==> flow/design.v <==
module APB_MASTER(PCLK,PRESETn,PREADY,ST,WEN,APB_WADRS,APB_RADRS,APB_WDATA,PRDATA,PSEL,PLSVERR,PENABLE,PWRITE,PADDR,PWDATA,APB_RDATA_OUT);
input ST,WEN;
input [8:0] APB_WADRS,APB_RADRS;
input [7:0] APB_WDATA;
output [7:0] APB_RDATA_OUT;
input PCLK,PRESETn,PREADY;
input [7:0] PRDATA;
output reg PSEL,PLSVERR;
output reg PENABLE,PWRITE;
output reg [8:0] PADDR;
output reg [7:0] PWDATA;
reg [1:0] PS,NS;
localparam  IDLE=2'b00,
            SETUP=2'b01,
            ACCESS=2'b10;
reg setup_error;
reg invalid_setup_error;
reg [7:0] rdata;
assign APB_RDATA_OUT = rdata;
always @(posedge PCLK)
begin
    if(!PRESETn)
        PS<=IDLE;
    else
        PS<=NS;
end
always @(*)
begin
    case(PS)
        IDLE:
        begin
            if(ST)
            begin
                NS=SETUP;
            end
            else
            begin
                NS=IDLE;
            end
        end
        SETUP:
        begin
            NS=ACCESS;
        end
        ACCESS:
        begin
            if(!PREADY)
                NS=ACCESS;
            else
            begin
                if(ST)
                    NS=SETUP;
                else
                    NS=IDLE;
            end
        end
        default:NS=IDLE;
    endcase
end
always @(posedge PCLK)
begin
    if(!PRESETn)
    begin
        PSEL     <= 0;
        PENABLE  <= 0;
        PWRITE   <= 0;
        PADDR    <= 0;
        PWDATA   <= 0;
    end
    else
    case(NS)
        IDLE:
        begin
            PSEL     <= 0;
            PENABLE  <= 0;
            PWRITE   <= 0;
            PADDR    <= 0;
            PWDATA   <= 0;
        end
        SETUP:
        begin
            PSEL    <= 1;
            PENABLE <= 0;
            PWRITE  <= WEN;
            PADDR   <= WEN ? APB_WADRS : APB_RADRS;
            PWDATA  <= APB_WDATA;
        end
        ACCESS:
        begin
            PSEL    <= 1;
            PENABLE <= 1;
        end
        default:
        begin
            PSEL     <= 0;
            PENABLE  <= 0;
            PWRITE   <= 0;
            PADDR    <= 0;
            PWDATA   <= 0;
        end
    endcase
end
always @(posedge PCLK)
begin
    if(!PRESETn)
        rdata <= 0;
    else if (PS == ACCESS && !PWRITE && PREADY)
        rdata <= PRDATA;
end
always @(*)
begin
    if (PADDR > 9'h03F)
        setup_error = 1'b1;
    else
        setup_error = 1'b0;
    invalid_setup_error = setup_error;
end
always @(posedge PCLK)
begin
    if(!PRESETn)
        PLSVERR <= 0;
    else
        PLSVERR <= invalid_setup_error;
end
endmodule
module APB_SLAVE(
 input PCLK,PRESETn,
 input PSEL,PENABLE,PWRITE,
 input [7:0]PADDR,PWDATA,
 output [7:0]PRDATA,
 output reg PREADY );
reg [7:0] mem [0:63];
assign PRDATA = (PADDR < 8'd64) ? mem[PADDR[5:0]] : 8'h00;
always @(*)
begin
 if(!PRESETn)
      PREADY = 0;
 else if(PSEL && PENABLE)
      PREADY = 1;
 else
      PREADY = 0;
end
always @(posedge PCLK)
begin
 if(PREADY && PWRITE && (PADDR < 8'd64))
      mem[PADDR[5:0]] <= PWDATA;
end
endmodule
module APB_TOP(
    input PCLK, PRESETn,
    input ST, WEN,
    input [8:0] APB_WADRS, APB_RADRS,
    input [7:0] APB_WDATA,
    output [7:0] APB_RDATA_OUT,
    output PSLVERR
);
    wire PSEL, PENABLE, PWRITE, PREADY;
    wire [8:0] PADDR;
    wire [7:0] PWDATA, PRDATA;
    APB_MASTER MASTER_INST (
        .PCLK(PCLK),
        .PRESETn(PRESETn),
        .PREADY(PREADY),
        .ST(ST),
        .WEN(WEN),
        .APB_WADRS(APB_WADRS),
        .APB_RADRS(APB_RADRS),
        .APB_WDATA(APB_WDATA),
        .PRDATA(PRDATA),
        .PSEL(PSEL),
        .PLSVERR(PSLVERR),
        .PENABLE(PENABLE),
        .PWRITE(PWRITE),
        .PADDR(PADDR),
        .PWDATA(PWDATA),
        .APB_RDATA_OUT(APB_RDATA_OUT)
    );
    APB_SLAVE SLAVE_INST (
        .PCLK(PCLK),
        .PRESETn(PRESETn),
        .PSEL(PSEL),
        .PENABLE(PENABLE),
        .PWRITE(PWRITE),
        .PADDR(PADDR[7:0]),  
        .PWDATA(PWDATA),
        .PRDATA(PRDATA),
        .PREADY(PREADY)
    );
endmodule
Step by step through the tools: APB_TOP --
Tool output for the design above, in the order of the flow. Line numbers count from 1 in the design file above. Operators: Yosys type, input widths -> output width; for muxes data width and select width s. A cell with n/a has no value.
Inputs: design top APB_TOP, clock input PCLK, library sky130hd, corner tt_025C_1v80

Elaborated design --
Counts by Yosys on the flattened word-level netlist (proc, flatten, opt, wreduce; memories kept). Print and check cells are left out. Cells with the same type and inputs are merged into one. Yosys's memory passes give these memory sizes; they may raise the number of words (mostly to a power of two), join words into wider ones and drop unused or constant bits.
Word-level totals: bits in latches 0, memory bits (writable) 512, output and inout bits 9, clocked read ports x word width 8, input port bits 30, word-level cells 41, memory cells 1, bits in read-only memories 0, bits in registers 31
Operators by class: reduce/logical cells 8, shifts and indexed selects 0, order comparisons 2, div/mod/pow operators 0, $add $sub $neg 0, equal/unequal tests 4, $mul 0, bitwise operators 0, multiplexer cells 18
Memory list:
- SLAVE_INST.mem | depth 64, width 8, rd ports 1, wr ports 1, line 132 | reg [7:0] mem [0:63];
Operators by type and width (number):
- $pmux 9 s2 | 1
- $mux 6 | 3
- $pmux 8 s2 | 1
- $mux 8 | 2
- $gt 9x6->1 const B | 1
- $mux 9 | 1
- $lt 8x7->1 const B | 1
- $mux 1 | 7
- $pmux 2 s3 | 1
- $logic_and 1x1->1 | 5
- $eq 2x1->1 const B | 2
- $eq 2x2->1 const B | 2
- $logic_not 2->1 | 1
- $reduce_or 2->1 | 1
- $pmux 1 s2 | 1
- $mux 2 | 1
- $logic_not 1->1 | 1

Longest topological paths --
Longest topological path by Yosys (ltp), each cell counted once; first at word level (registers and memories cut), then after technology mapping (sequential cells cut; the memories' decode and read muxes count).
Logic depth: word-level depth 9, ABC_AREA 1, gate-level depth with buffers 14, depth with buffers taken out 12

Synthesis result --
Yosys stat after the flow's synthesis: flattened, memories mapped to cells. It holds for the ABC_AREA given above (unset counts as 0); a run with the other value may have another netlist. The area totals of this step are shown rounded.
Cells by type:
- sky130_fd_sc_hd__edfxtp_1 | number 512, area in all 1.54E+04 um^2
- sky130_fd_sc_hd__nand2_1 | number 680, area in all 2.55E+03 um^2
- sky130_fd_sc_hd__nand3_1 | number 447, area in all 2.24E+03 um^2
- sky130_fd_sc_hd__dfxtp_1 | number 38, area in all 760.73 um^2
- sky130_fd_sc_hd__nor2_1 | number 75, area in all 281.52 um^2
- sky130_fd_sc_hd__buf_6 | number 24, area in all 270.259 um^2
- sky130_fd_sc_hd__buf_2 | number 47, area in all 235.226 um^2
- sky130_fd_sc_hd__inv_1 | number 26, area in all 97.594 um^2
- sky130_fd_sc_hd__mux2i_1 | number 9, area in all 90.086 um^2
- sky130_fd_sc_hd__clkbuf_1 | number 19, area in all 71.318 um^2
- sky130_fd_sc_hd__buf_4 | number 9, area in all 67.565 um^2
- sky130_fd_sc_hd__o21ai_0 | number 11, area in all 55.053 um^2
- sky130_fd_sc_hd__a21oi_2 | number 6, area in all 52.55 um^2
- sky130_fd_sc_hd__o22ai_1 | number 8, area in all 50.048 um^2
- sky130_fd_sc_hd__buf_1 | number 12, area in all 45.043 um^2
- sky130_fd_sc_hd__ha_1 | number 2, area in all 25.024 um^2
- sky130_fd_sc_hd__a21oi_1 | number 4, area in all 20.019 um^2
- sky130_fd_sc_hd__buf_12 | number 1, area in all 20.019 um^2
Other cell types: 6; their cells: 7.
Synthesis totals: standard cells after synthesis 1937, area of sequential cells 16000 um^2, buffer cells 113, cell area after synthesis 22000 um^2, flip-flop cells 550

Worst setup path after synthesis --
Source: OpenSTA report_checks on the synthesized netlist (no wires, ideal clock, input and output delay 20% of the period each), path of least setup slack; recovery checks are left aside. Register names are those of the netlist, which keeps one name where synthesis merged equal registers.
Timing post-synthesis: path type input -> register, from input PRESETn, to memory SLAVE_INST.mem[11][0], stages 6, path slack 0.742 ns, external input delay 0.540 ns, data required time 2.330 ns, clock period 2.7 ns, launch time at the first pin 0.540 ns, buffers on the path 0, library setup time 0.370 ns, path delay 1.417 ns, data arrival time 1.587 ns, synthesis period reached 1.958 ns
"path delay" is the arrival time less input delay plus setup time. "stages" counts driving pins, that of a launching flip-flop among them; a cell with two outputs on the path counts twice. "synthesis period reached" is the clock period less the worst setup slack; recovery checks do not enter. This is arithmetic on one report: input and output delays are still those of the set period (20% each). Between the ends stands the longest chain of elaborated cells between them, by number of cells; it is not shown to be the way that was timed. Of several equally long chains one is given. Each line given opens the expression or statement behind the cell; cells for indexed reads and writes are added by Yosys, which also makes memories of some case tables. Only ways into the end's enable, where the timed path ends, are counted here.
Between the ends, post-synthesis: cell sequence sky130_fd_sc_hd__inv_2 > sky130_fd_sc_hd__nor2_1 > sky130_fd_sc_hd__nand3_1 > sky130_fd_sc_hd__nor2_1 > sky130_fd_sc_hd__nand3_1 > sky130_fd_sc_hd__nor2_1, length of the longest elaborated chain 4, elaborated cells between the ends (all ways) 5, source lines of those cells 2, those cells by class mux: 3; reduce/logical: 2
Ends and longest elaborated chain, post-synthesis:
- start, declared | line 150 | input PCLK, PRESETn,
- $mux 1 | line 136 | if(!PRESETn)
- $logic_and 1x1->1 (2 in a row) | line 145 | if(PREADY && PWRITE && (PADDR < 8'd64))
- $mux 6 | line 145
- end, declared | line 132 | reg [7:0] mem [0:63];

Worst path after layout --
Path of least setup slack in the final report of flow run 2 (OpenROAD, finished layout, wires in). Where an end is a register, its clock arrival counts in the times.
Timing post-layout: path type input -> register, from input PRESETn, to memory SLAVE_INST.mem[55][0], clock period 2.7 ns, path slack -0.27 ns, data required time 2.97 ns, launch time at the first pin 0.54 ns, data arrival time 3.24 ns, library setup time 0.37 ns, stages 7, buffers on the path 1, external input delay 0.54 ns
Between the ends stands the longest chain of elaborated cells between them, by number of cells; it is not shown to be the way that was timed. Of several equally long chains one is given. Only ways into the end's enable, where the timed path ends, are counted here.
Between the ends, post-layout: cell sequence sky130_fd_sc_hd__clkdlybuf4s50_1 > sky130_fd_sc_hd__inv_2 > sky130_fd_sc_hd__nor2_1 > sky130_fd_sc_hd__nand3_1 > sky130_fd_sc_hd__nor2_1 > sky130_fd_sc_hd__nand3_2 > sky130_fd_sc_hd__nor2_2, length of the longest elaborated chain 4, elaborated cells between the ends (all ways) 5, source lines of those cells 2, those cells by class mux: 3; reduce/logical: 2
Ends and longest elaborated chain, post-layout:
- start, declared | line 150 | input PCLK, PRESETn,
- $mux 1 | line 136 | if(!PRESETn)
- $logic_and 1x1->1 (2 in a row) | line 145 | if(PREADY && PWRITE && (PADDR < 8'd64))
- $mux 6 | line 145
- end, declared | line 132 | reg [7:0] mem [0:63];

Appendix: measured runs

Record of 2 stored runs of the RTL-to-layout flow on APB_TOP, platform sky130hd. The runs are unordered. Constraints: input delay and output delay 20% of the set period each, output load 0.01 pF.
"achieved clock period": clock period set for the run, less the worst setup slack. It is reckoned from that one timing run; input and output delays stay at 20% of the period that was set.
"worst setup path time" means the part of the period allowed to the worst setup path (the constraints hold back 20% at inputs and 20% at outputs) less its slack; where the path has registers, the arrival times of their clocks count too.
"power": no workload was simulated; the value follows from the tool's default switching activity.
The results are shown rounded.
[flow run 1] settings: ABC_AREA=0, CAP_MARGIN=5, CELL_PAD_IN_SITES_DETAIL_PLACEMENT=0, CELL_PAD_IN_SITES_GLOBAL_PLACEMENT=3, CORE_ASPECT_RATIO=1.09, CORE_UTILIZATION=70, CTS_CLUSTER_DIAMETER=294, GPL_ROUTABILITY_DRIVEN=0, HOLD_SLACK_MARGIN=-0.1, MIN_ROUTING_LAYER=met1, SETUP_SLACK_MARGIN=1.0, SLEW_MARGIN=5, TNS_END_PERCENT=5, period_ns=2.7, CORE_MARGIN=2
[flow run 1] result: did not finish, placement stopped with GPL-0301
[flow run 2] settings: ABC_AREA=1, CAP_MARGIN=0, CELL_PAD_IN_SITES_GLOBAL_PLACEMENT=3, CORE_ASPECT_RATIO=0.66, CORE_MARGIN=3, GPL_TIMING_DRIVEN=0, MAX_ROUTING_LAYER=met4, MIN_ROUTING_LAYER=met2, PLACE_DENSITY_LB_ADDON=0.24, SLEW_MARGIN=40, TNS_END_PERCENT=55, period_ns=2.7, CORE_UTILIZATION=40
[flow run 2] result: chip area after synthesis (Yosys) 22000 um^2, die area 59000 um^2, standard-cell area of the final layout 26000 um^2, utilization 0.48, worst setup slack after layout -0.27 ns, total negative slack -52 ns, worst hold slack 0.43 ns, power 18 mW, achieved clock period 2.969 ns, worst setup path time 2.43 ns, worst setup path kind input -> register
